==> flow/design.v <==
`default_nettype none
module fpu_16 (
    input logic [15:0] a,
    input logic [15:0] b_ori,
    input logic [3:0] sel,
    output logic [15:0] y
);
    logic [4:0] max_exp; 
    logic [4:0] min_exp; 
    logic a_nan, b_nan, a_inf, b_inf, a_0, b_0;
    logic [15:0] g, s;
    logic [14:0] ext_g_mantisa, ext_s_mantisa, ext_y_mantisa, ext_y_mantisa_nor;
    logic [11:0] ext_y_mantisa_round;
    logic over_underflow;
    logic [4:0] y_exp_nor;
    logic [4:0] a_exp_c, b_exp_c, y_exp_c, y_exp_c_nor, y_exp_c_round;
    logic a_exp_neg, b_exp_neg, y_exp_neg, y_exp_neg_nor, y_exp_neg_round, sticky;
    logic [21:0] temp_product, product_nor;
    logic [11:0] product_round;
    logic [9:0] y_product_mantisa;
    logic [15:0] b;
    assign b = (sel == 4'b0010)? {~b_ori[15], b_ori[14:0]} : {b_ori[15], b_ori[14:0]};
    assign max_exp = 5'b11110;
    assign min_exp = 5'b00001;
    assign a_nan = (a[14:10]==5'b11111 && a[9:0]!=10'd0);
    assign b_nan = (b[14:10]==5'b11111 && b[9:0]!=10'd0);
    assign a_inf = (a[14:10]==5'b11111 && a[9:0]==10'd0);
    assign b_inf = (b[14:10]==5'b11111 && b[9:0]==10'd0);
    assign a_0 = (a[14:10]==5'd0);
    assign b_0 = (b[14:10]==5'd0);
    always_comb begin
        g = 'd0;
        s = 'd0;
        ext_g_mantisa = 'd0;
        ext_s_mantisa = 'd0;
        ext_y_mantisa = 'd0;
        ext_y_mantisa_nor = 'd0;
        ext_y_mantisa_round = 'd0;
        over_underflow = 'd0;
        y_exp_nor = 'd0;
        a_exp_c = 'd0;
        b_exp_c = 'd0;
        y_exp_c = 'd0;
        y_exp_c_nor = 'd0;
        y_exp_c_round = 'd0;
        a_exp_neg = 'd0;
        b_exp_neg = 'd0;
        y_exp_neg = 'd0;
        y_exp_neg_nor = 'd0;
        y_exp_neg_round = 'd0;
        sticky = 'd0;
        temp_product = 'd0;
        product_nor = 'd0;
        product_round = 'd0;
        y_product_mantisa = 'd0;
        y = 'd0;
        if (a_nan || b_nan) y = 16'hFFFF;
        else if (a_inf&&b_inf&&(a[15]!=b[15])&&sel[1:0]>'d0) y = 16'hFFFF;
        else if (a_inf && sel[1:0]>'d0) y = a;
        else if (b_inf && sel[1:0]>'d0) y = b;
        else if ((a_inf || b_inf) && sel[3:2]>'d0 && a[15]==b[15]) y = 16'b0111110000000000;
        else if ((a_inf || b_inf) && sel[3:2]>'d0 && a[15]!=b[15]) y = 16'b1111110000000000;
        else if (a_0 && b_0 && sel[1:0]>'d0) y = 16'd0;
        else if (a_0 && sel[1:0]>='b01) y = b;
        else if (a_0 && sel[3:2]>'d0) y = 16'd0;
        else if (b_0 && sel[1:0]=='b01) y = a;
        else if (b_0 && sel[1:0]=='b10) y = {~a[15], a[14:0]};
        else if (b_0 && sel[3:2]>'d0) y = 16'd0;
        else if (a[15]!=b[15]&&a[14:0]==b[14:0]&& sel[1:0]>'d0) y = 'd0;
        else if (sel[1:0]>'d0) begin
            if (a[14:10]==b[14:10]) begin
                if (a[9:0] > b[9:0]) begin
                    g = a;
                    s = b;
                end
                else begin
                    g = b;
                    s = a;
                end
                ext_g_mantisa = {2'b01,g[9:0],3'b000};
                ext_s_mantisa = {2'b01,s[9:0],3'b000};
                if (g[15]!=s[15]) ext_y_mantisa = ext_g_mantisa-ext_s_mantisa;
                else ext_y_mantisa = ext_g_mantisa+ext_s_mantisa;
            end
            else begin
                if (a[14:10] > b[14:10]) begin
                    g = a;
                    s = b;
                end
                else begin
                    g = b;
                    s = a;
                end
                ext_g_mantisa = {2'b01,g[9:0],3'b000};
                ext_s_mantisa[14:1]={2'b01,s[9:0],2'b00}>>(g[14:10]-s[14:10]);
                if (g[14:10]-s[14:10] == 5'd1) ext_s_mantisa[0] = 0;
                else if (g[14:10]-s[14:10] == 'd2) ext_s_mantisa[0] = 0;
                else if (g[14:10]-s[14:10] == 'd3 && s[0]>1'd0) 
                        ext_s_mantisa[0] = 1;
                else if (g[14:10]-s[14:10] == 'd4 && s[1:0]>2'd0) 
                        ext_s_mantisa[0] = 1;
                else if (g[14:10]-s[14:10] == 'd5 && s[2:0]>3'd0) 
                        ext_s_mantisa[0] = 1;
                else if (g[14:10]-s[14:10] == 'd6 && s[3:0]>4'd0) 
                        ext_s_mantisa[0] = 1;
                else if (g[14:10]-s[14:10] == 'd7 && s[4:0]>5'd0) 
                        ext_s_mantisa[0] = 1;
                else if (g[14:10]-s[14:10] == 'd8 && s[5:0]>6'd0) 
                        ext_s_mantisa[0] = 1;
                else if (g[14:10]-s[14:10] == 'd9 && s[6:0]>7'd0) 
                        ext_s_mantisa[0] = 1;
                else if (g[14:10]-s[14:10] == 'd10 && s[7:0]>'d0) 
                        ext_s_mantisa[0] = 1;
                else if (g[14:10]-s[14:10] > 'd10) ext_s_mantisa[0] = 1;
                else ext_s_mantisa[0] = 0;
                if (g[15]!=s[15]) ext_y_mantisa = ext_g_mantisa-ext_s_mantisa;
                else ext_y_mantisa = ext_g_mantisa+ext_s_mantisa;
            end
            if (ext_y_mantisa[14]==1) begin
                if (g[14:10] < max_exp) begin
                    over_underflow = 0;
                    y_exp_nor = g[14:10]+1;
                    ext_y_mantisa_nor[14:1] = ext_y_mantisa[14:1] >> 1;
                    ext_y_mantisa_nor[0]=ext_y_mantisa[1]|ext_y_mantisa[0];
                end
                else begin
                    over_underflow = 1;
                    y[15] = g[15];
                    y[14:10] = 5'b11111;
                    y[9:0] = 10'd0;
                end
            end
            else if (ext_y_mantisa[13]==1) begin
                over_underflow = 0;
                y_exp_nor = g[14:10];
                ext_y_mantisa_nor = ext_y_mantisa;
            end
            else if (ext_y_mantisa[12]==1) begin
                if (g[14:10] > min_exp) begin
                    over_underflow = 0;
                    y_exp_nor = g[14:10]-'d1;
                    ext_y_mantisa_nor = ext_y_mantisa <<< 'd1;
                end
                else begin
                    over_underflow = 1;
                    y[15] = g[15];
                    y[14:0] = 'd0;
                end
            end
            else if (ext_y_mantisa[11]==1) begin
                if (g[14:10] > min_exp+'d1) begin
                    over_underflow = 0;
                    y_exp_nor = g[14:10]-'d2;
                    ext_y_mantisa_nor = ext_y_mantisa <<< 'd2;
                end
                else begin
                    over_underflow = 1;
                    y[15] = g[15];
                    y[14:0] = 'd0;
                end
            end
            else if (ext_y_mantisa[10]==1) begin
                if (g[14:10] > min_exp+'d2) begin
                    over_underflow = 0;
                    y_exp_nor = g[14:10]-'d3;
                    ext_y_mantisa_nor = ext_y_mantisa <<< 'd3;
                end
                else begin
                    over_underflow = 1;
                    y[15] = g[15];
                    y[14:0] = 'd0;
                end
            end
            else if (ext_y_mantisa[9]==1) begin
                if (g[14:10] > min_exp+'d3) begin
                    over_underflow = 0;
                    y_exp_nor = g[14:10]-'d4;
                    ext_y_mantisa_nor = ext_y_mantisa <<< 'd4;
                end
                else begin
                    over_underflow = 1;
                    y[15] = g[15];
                    y[14:0] = 'd0;
                end
            end
            else if (ext_y_mantisa[8]==1) begin
                if (g[14:10] > min_exp+'d4) begin
                    over_underflow = 0;
                    y_exp_nor = g[14:10]-'d5;
                    ext_y_mantisa_nor = ext_y_mantisa <<< 'd5;
                end
                else begin
                    over_underflow = 1;
                    y[15] = g[15];
                    y[14:0] = 'd0;
                end
            end
            else if (ext_y_mantisa[7]==1) begin
                if (g[14:10] > min_exp+'d5) begin
                    over_underflow = 0;
                    y_exp_nor = g[14:10]-'d6;
                    ext_y_mantisa_nor = ext_y_mantisa <<< 'd6;
                end
                else begin
                    over_underflow = 1;
                    y[15] = g[15];
                    y[14:0] = 'd0;
                end
            end
            else if (ext_y_mantisa[6]==1) begin
                if (g[14:10] > min_exp+'d6) begin
                    over_underflow = 0;
                    y_exp_nor = g[14:10]-'d7;
                    ext_y_mantisa_nor = ext_y_mantisa <<< 'd7;
                end
                else begin
                    over_underflow = 1;
                    y[15] = g[15];
                    y[14:0] = 'd0;
                end
            end
            else if (ext_y_mantisa[5]==1) begin
                if (g[14:10] > min_exp+'d7) begin
                    over_underflow = 0;
                    y_exp_nor = g[14:10]-'d8;
                    ext_y_mantisa_nor = ext_y_mantisa <<< 'd8;
                end
                else begin
                    over_underflow = 1;
                    y[15] = g[15];
                    y[14:0] = 'd0;
                end
            end
            else if (ext_y_mantisa[4]==1) begin
                if (g[14:10] > min_exp+'d8) begin
                    over_underflow = 0;
                    y_exp_nor = g[14:10]-'d9;
                    ext_y_mantisa_nor = ext_y_mantisa <<< 'd9;
                end
                else begin
                    over_underflow = 1;
                    y[15] = g[15];
                    y[14:0] = 'd0;
                end
            end
            else if (ext_y_mantisa[3]==1) begin
                if (g[14:10] > min_exp+'d9) begin
                    over_underflow = 0;
                    y_exp_nor = g[14:10]-'d10;
                    ext_y_mantisa_nor = ext_y_mantisa <<< 'd10;
                end
                else begin
                    over_underflow = 1;
                    y[15] = g[15];
                    y[14:0] = 'd0;
                end
            end
            else begin
                if (g[14:10] > min_exp+'d10) begin
                    over_underflow = 0;
                    y_exp_nor = g[14:10]-'d11;
                    ext_y_mantisa_nor = ext_y_mantisa <<< 'd11;
                end
                else begin
                    over_underflow = 1;
                    y[15] = g[15];
                    y[14:0] = 'd0;
                end
            end
            if (~over_underflow) begin
                if (ext_y_mantisa_nor[2:0] > 3'b100 || 
                    (ext_y_mantisa_nor[2:0] == 3'b100 && 
                    ext_y_mantisa_nor[3] == 1'b1)) begin
                    ext_y_mantisa_round = ext_y_mantisa_nor[14:3]+'d1;
                    if (ext_y_mantisa_round[11]==1) begin
                        if (y_exp_nor < max_exp) begin
                            y[15] = g[15];
                            y[14:10] = y_exp_nor+'d1;
                            y[9:0] = ext_y_mantisa_round[10:1];  
                        end
                        else begin
                            y[15] = g[15];
                            y[14:10] = 5'b11111;
                            y[9:0] = 10'd0;
                        end
                    end
                    else begin
                        y[15] = g[15];
                        y[14:10] = y_exp_nor;
                        y[9:0] = ext_y_mantisa_round[9:0];
                    end
                end
                else begin
                    ext_y_mantisa_round = ext_y_mantisa_nor[14:3];
                    y[15] = g[15];
                    y[14:10] = y_exp_nor;
                    y[9:0] = ext_y_mantisa_round[9:0];
                end
            end
        end
        else begin
            y[15] = (a[15]==b[15]) ? 0 : 1;
            if (a[14:10] < 5'd15 && b[14:10] < 5'd15) begin
                a_exp_neg = 1;
                b_exp_neg = 1;
                a_exp_c = 5'd15-a[14:10];
                b_exp_c = 5'd15-b[14:10];
            end
            else if (a[14:10] < 5'd15 && b[14:10] >= 5'd15) begin
                a_exp_neg = 1;
                b_exp_neg = 0;
                a_exp_c = 5'd15-a[14:10];
                b_exp_c = b[14:10]-5'd15;
            end
            else if (a[14:10] >= 5'd15 && b[14:10] < 5'd15) begin
                a_exp_neg = 0;
                b_exp_neg = 1;
                a_exp_c = a[14:10]-5'd15;
                b_exp_c = 5'd15-b[14:10];
            end
            else begin
                a_exp_neg = 0;
                b_exp_neg = 0;
                a_exp_c = a[14:10]-5'd15;
                b_exp_c = b[14:10]-5'd15;
            end
            if (a_exp_neg && b_exp_neg) begin
                y_exp_neg = 1;
                y_exp_c = a_exp_c+b_exp_c;
            end
            else if (a_exp_neg && ~b_exp_neg && b_exp_c >= a_exp_c) begin
                y_exp_neg = 0;
                y_exp_c = b_exp_c-a_exp_c;
            end
            else if (a_exp_neg && ~b_exp_neg && b_exp_c < a_exp_c) begin
                y_exp_neg = 1;
                y_exp_c = a_exp_c-b_exp_c;
            end
            else if (~a_exp_neg && b_exp_neg && a_exp_c >= b_exp_c) begin
                y_exp_neg = 0;
                y_exp_c = a_exp_c-b_exp_c;
            end
            else if (~a_exp_neg && b_exp_neg && a_exp_c < b_exp_c) begin
                y_exp_neg = 1;
                y_exp_c = b_exp_c-a_exp_c;
            end
            if (~a_exp_neg && ~b_exp_neg) begin
                y_exp_neg = 0;
                y_exp_c = a_exp_c+b_exp_c;
            end
            temp_product = {1'b1,a[9:0]}*{1'b1,b[9:0]};
            if (temp_product[21]==1'b1) begin
                product_nor = temp_product >> 1;
                if (y_exp_neg) y_exp_c_nor = y_exp_c-5'd1;
                else y_exp_c_nor = y_exp_c+5'd1;
                if (y_exp_c_nor == 5'd0) y_exp_neg_nor = 0;
                else y_exp_neg_nor = y_exp_neg;
            end
            else begin
                product_nor = temp_product;
                y_exp_c_nor = y_exp_c;
                y_exp_neg_nor = y_exp_neg;
            end
            sticky = (temp_product[7:0]>=8'd1) ? 1 : 0;
            if ({product_nor[9:8],sticky} > 3'b100 ||
                ({product_nor[9:8],sticky}==3'b100 &&
                 product_nor[12] == 1)) begin
                product_round = product_nor[21:10]+1;
                if (product_round[11]==1) begin
                    y_product_mantisa = product_round[10:1];
                    if (y_exp_neg_nor) y_exp_c_round = y_exp_c_nor-5'd1;
                    else y_exp_c_nor = y_exp_c-5'd1;
                    if (y_exp_c_round == 5'd0) y_exp_neg_round = 0;
                    else y_exp_neg_round = y_exp_neg_nor;
                end
                else begin
                    y_product_mantisa = product_round[9:0];
                    y_exp_c_round = y_exp_c_nor;
                    y_exp_neg_round = y_exp_neg_nor;
                end
            end
            else begin
                product_round = product_nor[21:10];
                y_product_mantisa = product_round[9:0];
                y_exp_c_round = y_exp_c_nor;
                y_exp_neg_round = y_exp_neg_nor;
            end
            if (y_exp_neg_round && y_exp_c_round > 5'd14) begin
                y[14:0] = 15'd0;
            end
            else if (y_exp_neg_round && y_exp_c_round <= 5'd14) begin
                y[14:10] = 5'd15 - y_exp_c_round;
                y[9:0] = y_product_mantisa;
            end
            else if (~y_exp_neg_round && y_exp_c_round > (max_exp-5'd15))begin
                y[14:10] = 5'b11111;
                y[9:0] = 10'd0;
            end
            else begin
                y[14:10] = y_exp_c_round+5'd15;
                y[9:0] = y_product_mantisa;
            end
        end
    end
endmodule : fpu_16
module input_16(
    input logic clock, reset,
    input logic [9:0] data_in,
    output logic [15:0] num1, num2,
    output logic [3:0] op,
    output logic start
);
    logic count;
    always_ff @(posedge clock or posedge reset) begin
        if (reset) begin
            num1 <= 'd0;
            num2 <= 'd0;
            op <= 'd0;
            start <= 0;
            count <= 'd0;
        end
        else if (data_in[1:0] == 2'b01) begin
            if (count == 0) begin
                num1[7:0] <= data_in[9:2];
                count <= 1;
            end
            else begin
                num1[15:8] <= data_in[9:2];
                count <= 0;
            end
        end
        else if (data_in[1:0] == 2'b10) begin
            if (count == 0) begin
                num2[7:0] <= data_in[9:2];
                count <= 1;
            end
            else begin
                num2[15:8] <= data_in[9:2];
                count <= 0;
            end
        end
        else if (data_in[1:0] == 2'b11) begin
            op <= data_in[5:2];
            start <= 'd1;
        end
        else if (start)
            start <= 0;
    end
endmodule: input_16
module output_16(
    input logic clock, reset,
    input logic [15:0] ans,
    input logic done_calc,
    output logic [9:0] data_out
);
    logic count;
    always_ff @(posedge clock or posedge reset) begin
        if (reset) begin
            data_out <= 'd0;
            count <= 0;
        end
        else if (done_calc) begin
            data_out[9:2] <= ans[15:8];
            data_out[1:0] <= 2'b11;
            count <= 1;
        end
        else if (count) begin
            data_out[9:2] <= ans[7:0];
            data_out[1:0] <= 2'b11;
            count <= 0;
        end
        else
            data_out <= 'd0;
    end
endmodule: output_16
module top(
    input logic clock, reset,
    input logic [9:0] inp,
    output logic [9:0] out
);
    logic [15:0] a, b, y;
    logic [3:0] sel;
    logic signal;
    input_16 in1(.clock, .reset, .data_in(inp), .num1(a), .num2(b), .op(sel), .start(signal));
    fpu_16 calc(.a, .b_ori(b), .sel, .y);
    output_16 out1(.clock, .reset, .ans(y), .done_calc(signal), .data_out(out));
endmodule
## Reports on top

Tool output for the design above, in the order of the flow.
Line numbers count from 1 in the design file above.
Operators: Yosys type, input widths -> output width; for muxes data width and select width s.
Cell names lack the library's common part.
Not given: --

| design | value |
|---|---|
| top | top |
| clock | clock |
| library | sky130hd |
| library corner | tt_025C_1v80 |

## After elaboration

Yosys after proc, flatten, opt, wreduce and memory -nomap, before mapping. Memory bits, and registers merged into a memory's read port (data or address), are not among the register bits. Print and check cells are not counted.

| bit counts | value |
|---|---|
| register bits | 49 |
| input port bits | 12 |
| output and inout bits | 10 |
| elaborated cells | 705 |

| operators by class | value |
|---|---|
| add/sub/neg operators | 33 |
| $mul | 1 |
| magnitude comparators | 41 |
| equality and inequality tests | 26 |
| shifts and indexed selects | 1 |
| multiplexer cells | 521 |
| bitwise operators | 9 |
| reduce/logical cells | 64 |

Operators with widths:

| operator | number |
|---|---|
| $mux 16 | 106 |
| $mux 5 | 161 |
| $mux 15 | 45 |
| $mux 22 | 14 |
| $mul 11x11->22 | 1 |
| $mux 1 | 171 |
| $mux 14 | 11 |
| $eq 32x3->1 const B | 4 |
| $eq 32x4->1 const B | 3 |
| $mux 10 | 7 |
| $eq 32x2->1 const B | 2 |
| $logic_and 1x1->1 | 45 |
| $gt 32x4->1 const B | 1 |
| $sub 5x4->5 const B | 6 |
| $gt 5x4->1 const B | 6 |
| $add 12x1->12 const B | 2 |
| $mux 21 | 1 |
| $logic_not 10->1 | 2 |
| $reduce_bool 10->1 | 2 |
| $sub 5x3->5 const B | 4 |
| $gt 5x3->1 const B | 4 |
| $logic_not 5->1 | 4 |
| $mux 8 | 2 |
| $add 14x14->15 | 1 |
| $sub 14x14->15 | 1 |
| $add 14x15->15 | 1 |
| $sub 14x15->15 | 1 |
| $eq 15x15->1 | 1 |

Other operator kinds: 46; their cells: 87.

## Longest topological paths

Longest topological path by Yosys (ltp), each cell counted once; first at word level (registers and memories cut), then after technology mapping (sequential cells cut; the memories' decode and read muxes count).

| logic depth | value |
|---|---|
| depth in word-level cells | 133 |
| ABC_AREA | 0 |
| depth in mapped cells | 46 |
| gate-level depth less buffers | 39 |

## Netlist

Source: synth_stat.txt of the flow (Yosys; design flattened, memories mapped). It holds for the ABC_AREA given above (unset counts as 0); a run with the other value may have another netlist.
Totals and module areas in this step are rounded.

| synthesis totals | value |
|---|---|
| cells in the netlist | 2303 |
| synthesis area | 16500 um^2 |
| sequential area | 1201 um^2 |
| mapped flip-flops | 48 |
| buffers | 134 |

Cells by type:

| type | number | total area (um^2) |
|---|---|---|
| ha_1 | 157 | 1.96E+03 |
| fa_1 | 86 | 1.72E+03 |
| dfrtp_1 | 48 | 1.2E+03 |
| nand2_1 | 235 | 882.096 |
| nor2_1 | 226 | 848.314 |
| a21oi_1 | 169 | 845.811 |
| o21ai_0 | 144 | 720.691 |
| inv_1 | 175 | 656.88 |
| nand3_1 | 81 | 405.389 |
| xnor2_1 | 46 | 402.886 |
| clkbuf_1 | 107 | 401.635 |
| mux2_2 | 35 | 394.128 |
| and2_1 | 57 | 356.592 |
| nor3_1 | 64 | 320.307 |
| a211oi_1 | 32 | 240.23 |
| a31oi_1 | 35 | 218.96 |
| a21o_1 | 29 | 217.709 |
| o221ai_1 | 24 | 210.202 |

Not listed: further types 88, cells in them 553.
By module: a second synthesis without flattening, with its own total; a netlist apart from the flattened one above.

| second synthesis, totals | value |
|---|---|
| cell total of the unflattened synthesis | 2282 |
| area (unflattened synthesis) | 16760 um^2 |

Each row is one instance without its submodules.

By module:

| module | instances | cells | area (um^2) |
|---|---|---|---|
| fpu_16 | 1 | 2166 | 14900 |
| input_16 | 1 | 89 | 1494 |
| output_16 | 1 | 27 | 370.4 |
| top | 1 | 0 | 0.0 |

## Timing after synthesis

Source: OpenSTA report_checks on the synthesized netlist (no wires, ideal clock, input and output delay 20% of the period each), path of least setup slack; recovery checks are left aside. Register names are those of the netlist, which keeps one name where synthesis merged equal registers.

| timing path after synthesis | value |
|---|---|
| kind | register to register |
| from | register in1.num2[14] |
| to | register out1.data_out[3] |
| clock period | 8.0 ns |
| setup time | 0.140 ns |
| time at the first pin | 0.000 ns |
| arrival | 8.768 ns |
| data required time | 7.860 ns |
| setup slack | -0.908 ns |
| delay of the path | 8.908 ns |
| stages | 39 |
| path buffers | 6 |
| synthesis period reached | 8.908 ns |

"delay of the path" = arrival - input delay + setup time.
"stages" counts driving pins, that of a launching flip-flop among them; a cell with two outputs on the path counts twice.
"synthesis period reached" = period - worst setup slack (recovery checks aside). The figure is calculated, with input and output delays left at 20% of the set period.
The rows between start and end are the longest chain of elaborated cells between them; the timing report does not say that the signal goes this way. Where chains are equally long, one stands for them.
Each line given opens the expression or statement behind the cell; cells for indexed reads and writes are added by Yosys, which also makes memories of some case tables.
A register here has more assigning lines than the two given.

| between the ends, after synthesis | value |
|---|---|
| path through | dfrtp_1 > clkbuf_1 > inv_1 > ha_1 > nand4_4 > o221ai_2 > buf_2 > nand2_1 > a22oi_2 > ha_1 > clkbuf_1 > buf_1 > clkbuf_1 > mux4_2 > a211oi_1 > a31oi_1 > or2_2 > ha_1 > (+3 left out) > o21ai_0 > nand3_1 > o21a_1 > o221ai_1 > o211ai_1 > o21ai_0 > a211o_1 > nor3_1 > a21oi_1 > o31ai_1 > nand4_1 > nand3_1 > or3b_4 > nor4_4 > o31ai_1 > and4_1 > o311ai_1 > nand4_1 |
| cells in the longest elaborated chain | 132 |

Ends and longest elaborated chain, after synthesis:

| what | line | source |
|---|---|---|
| from (decl) | 409 | `output logic [15:0] num1, num2,` |
| from (assign) | 417 | `num2 <= 'd0;` |
| from (assign) | 438 | `num2[15:8] <= data_in[9:2];` |
| $mux 16 | 22 | `assign b = (sel == 4'b0010)? {~b_ori[15], b_ori[14:0]} : {b_ori[15], b_ori[14:0]};` |
| $lt 5x4->1 | 315 | `else if (a[14:10] >= 5'd15 && b[14:10] < 5'd15) begin` |
| $logic_and 1x1->1 | 315 |  |
| $mux 5 | 315 |  |
| $mux 5 | 309 | `else if (a[14:10] < 5'd15 && b[14:10] >= 5'd15) begin` |
| $mux 5 | 303 | `if (a[14:10] < 5'd15 && b[14:10] < 5'd15) begin` |
| $mux 5 | 70 | `else if (sel[1:0]>'d0) begin` |
| (+118 left out) | -- |  |
| $mux 16 | 61 | `else if ((a_inf \|\| b_inf) && sel[3:2]>'d0 && a[15]==b[15]) y = 16'b0111110000000000;` |
| $mux 16 | 60 | `else if (b_inf && sel[1:0]>'d0) y = b;` |
| $mux 16 | 59 | `else if (a_inf && sel[1:0]>'d0) y = a;` |
| $mux 16 | 58 | `else if (a_inf&&b_inf&&(a[15]!=b[15])&&sel[1:0]>'d0) y = 16'hFFFF;` |
| $mux 16 | 57 | `if (a_nan \|\| b_nan) y = 16'hFFFF;` |
| $mux 8 | 467 | `else if (count) begin` |
| $mux 8 | 462 | `else if (done_calc) begin` |
| to (assign) | 463 | `data_out[9:2] <= ans[15:8];` |
| to (assign) | 468 | `data_out[9:2] <= ans[7:0];` |
| to (decl) | 454 | `output logic [9:0] data_out` |

## Path in the finished layout

Path of least setup slack in the final report of flow run 1 (OpenROAD, finished layout, wires in). Where an end is a register, its clock arrival counts in the times.

| timing path post-layout | value |
|---|---|
| kind | register to register |
| from | register in1.num2[8] |
| to | register out1.data_out[9] |
| clock period | 8.72 ns |
| setup time | 0.13 ns |
| time at the first pin | 0.31 ns |
| arrival | 9.10 ns |
| data required time | 8.90 ns |
| setup slack | -0.20 ns |
| stages | 34 |
| path buffers | 3 |

The rows between start and end are the longest chain of elaborated cells between them; the timing report does not say that the signal goes this way. Where chains are equally long, one stands for them.
A register here has more assigning lines than the two given.

| between the ends, post-layout | value |
|---|---|
| path through | dfrtp_1 > clkinv_1 > ha_1 > inv_1 > o21ai_0 > o221a_2 > clkbuf_1 > nand2_1 > nor2_1 > a21oi_1 > ha_1 > o21ai_0 > nand3_1 > mux2i_1 > nand4b_1 > a211oi_1 > a211oi_1 > a31o_1 > a211oi_4 > buf_6 > buf_6 > nand3_1 > o21ai_2 > o22ai_2 > inv_1 > ha_2 > inv_1 > a211oi_4 > nand3_2 > xnor2_2 > nand3b_1 > nand4_1 > a31oi_1 > nor3_2 |
| cells in the longest elaborated chain | 130 |

Ends and longest elaborated chain, post-layout:

| what | line | source |
|---|---|---|
| from (decl) | 409 | `output logic [15:0] num1, num2,` |
| from (assign) | 417 | `num2 <= 'd0;` |
| from (assign) | 438 | `num2[15:8] <= data_in[9:2];` |
| $mux 16 | 22 | `assign b = (sel == 4'b0010)? {~b_ori[15], b_ori[14:0]} : {b_ori[15], b_ori[14:0]};` |
| $eq 15x15->1 | 69 | `else if (a[15]!=b[15]&&a[14:0]==b[14:0]&& sel[1:0]>'d0) y = 'd0;` |
| $logic_and 1x1->1 x2 | 69 |  |
| $mux 1 | 69 |  |
| $mux 1 | 68 | `else if (b_0 && sel[3:2]>'d0) y = 16'd0;` |
| $mux 1 | 67 | `else if (b_0 && sel[1:0]=='b10) y = {~a[15], a[14:0]};` |
| $mux 1 | 66 | `else if (b_0 && sel[1:0]=='b01) y = a;` |
| (+115 left out) | -- |  |
| $mux 16 | 61 | `else if ((a_inf \|\| b_inf) && sel[3:2]>'d0 && a[15]==b[15]) y = 16'b0111110000000000;` |
| $mux 16 | 60 | `else if (b_inf && sel[1:0]>'d0) y = b;` |
| $mux 16 | 59 | `else if (a_inf && sel[1:0]>'d0) y = a;` |
| $mux 16 | 58 | `else if (a_inf&&b_inf&&(a[15]!=b[15])&&sel[1:0]>'d0) y = 16'hFFFF;` |
| $mux 16 | 57 | `if (a_nan \|\| b_nan) y = 16'hFFFF;` |
| $mux 8 | 467 | `else if (count) begin` |
| $mux 8 | 462 | `else if (done_calc) begin` |
| to (assign) | 463 | `data_out[9:2] <= ans[15:8];` |
| to (assign) | 468 | `data_out[9:2] <= ans[7:0];` |
| to (decl) | 454 | `output logic [9:0] data_out` |

Module top, platform sky130hd: 3 stored runs of the flow (Yosys, OpenROAD) with differing settings, in no particular order. Input and output delays are each 20% of the period that was set; the output load is 0.01 pF.
"period reached" means the clock period less the worst setup slack. The figure is calculated, with input and output delays left at 20% of the set period.
"worst path time": the worst setup path's part of the clock period (all of it between registers, 20% less for each end at a port) less its slack. A launch clock that arrives late makes it longer, a capture clock that arrives late makes it shorter.
The measured numbers are rounded.

#### Flow run 1

| setting | value |
|---|---|
| ABC_AREA | `0` |
| CELL_PAD_IN_SITES_DETAIL_PLACEMENT | `1` |
| CORE_MARGIN | `5` |
| CORE_UTILIZATION | `47` |
| CTS_CLUSTER_DIAMETER | `46` |
| CTS_CLUSTER_SIZE | `55` |
| GPL_TIMING_DRIVEN | `0` |
| HOLD_SLACK_MARGIN | `0.21` |
| PLACE_DENSITY_LB_ADDON | `0.21` |
| SETUP_SLACK_MARGIN | `0.06` |
| SLEW_MARGIN | `5` |
| TNS_END_PERCENT | `50` |
| period_ns | `8.72` |
| CAP_MARGIN | `20` |

| result | value |
|---|---|
| synthesized cell area | 16500 um^2 |
| total negative slack | -0.846 ns |
| die footprint | 38950 um^2 |
| standard-cell area after layout | 19730 um^2 |
| worst path time | 8.92 ns |
| worst setup path kind | register to register |
| worst setup slack after layout | -0.202 ns |
| worst-case hold slack | 0.576 ns |
| period reached | 8.922 ns |
| utilization in the final report | 57.0% |

#### Flow run 2

| setting | value |
|---|---|
| CAP_MARGIN | `35` |
| CORE_UTILIZATION | `45` |
| CTS_CLUSTER_DIAMETER | `156` |
| GPL_TIMING_DRIVEN | `0` |
| MAX_ROUTING_LAYER | `met5` |
| MIN_ROUTING_LAYER | `met1` |
| PLACE_DENSITY_LB_ADDON | `0.23` |
| SETUP_SLACK_MARGIN | `0.85` |
| SLEW_MARGIN | `20` |
| period_ns | `4.66` |
| CORE_MARGIN | `2` |

| result | value |
|---|---|
| synthesized cell area | 16500 um^2 |
| total negative slack | -28.18 ns |
| die footprint | 38210 um^2 |
| standard-cell area after layout | 20990 um^2 |
| worst path time | 8.23 ns |
| worst setup path kind | register to register |
| worst setup slack after layout | -3.571 ns |
| worst-case hold slack | 0.548 ns |
| period reached | 8.231 ns |
| utilization in the final report | 57.7% |

#### Flow run 3

| setting | value |
|---|---|
| SETUP_SLACK_MARGIN | `1.35` |
| period_ns | `7.86` |
| CAP_MARGIN | `20` |
| CORE_MARGIN | `2` |
| CORE_UTILIZATION | `40` |
| SLEW_MARGIN | `20` |

| result | value |
|---|---|
| synthesized cell area | 16500 um^2 |
| total negative slack | -0.052 ns |
| die footprint | 42890 um^2 |
| standard-cell area after layout | 21520 um^2 |
| worst path time | 7.89 ns |
| worst setup path kind | register to register |
| worst setup slack after layout | -0.028 ns |
| worst-case hold slack | 0.544 ns |
| period reached | 7.888 ns |
| utilization in the final report | 52.8% |
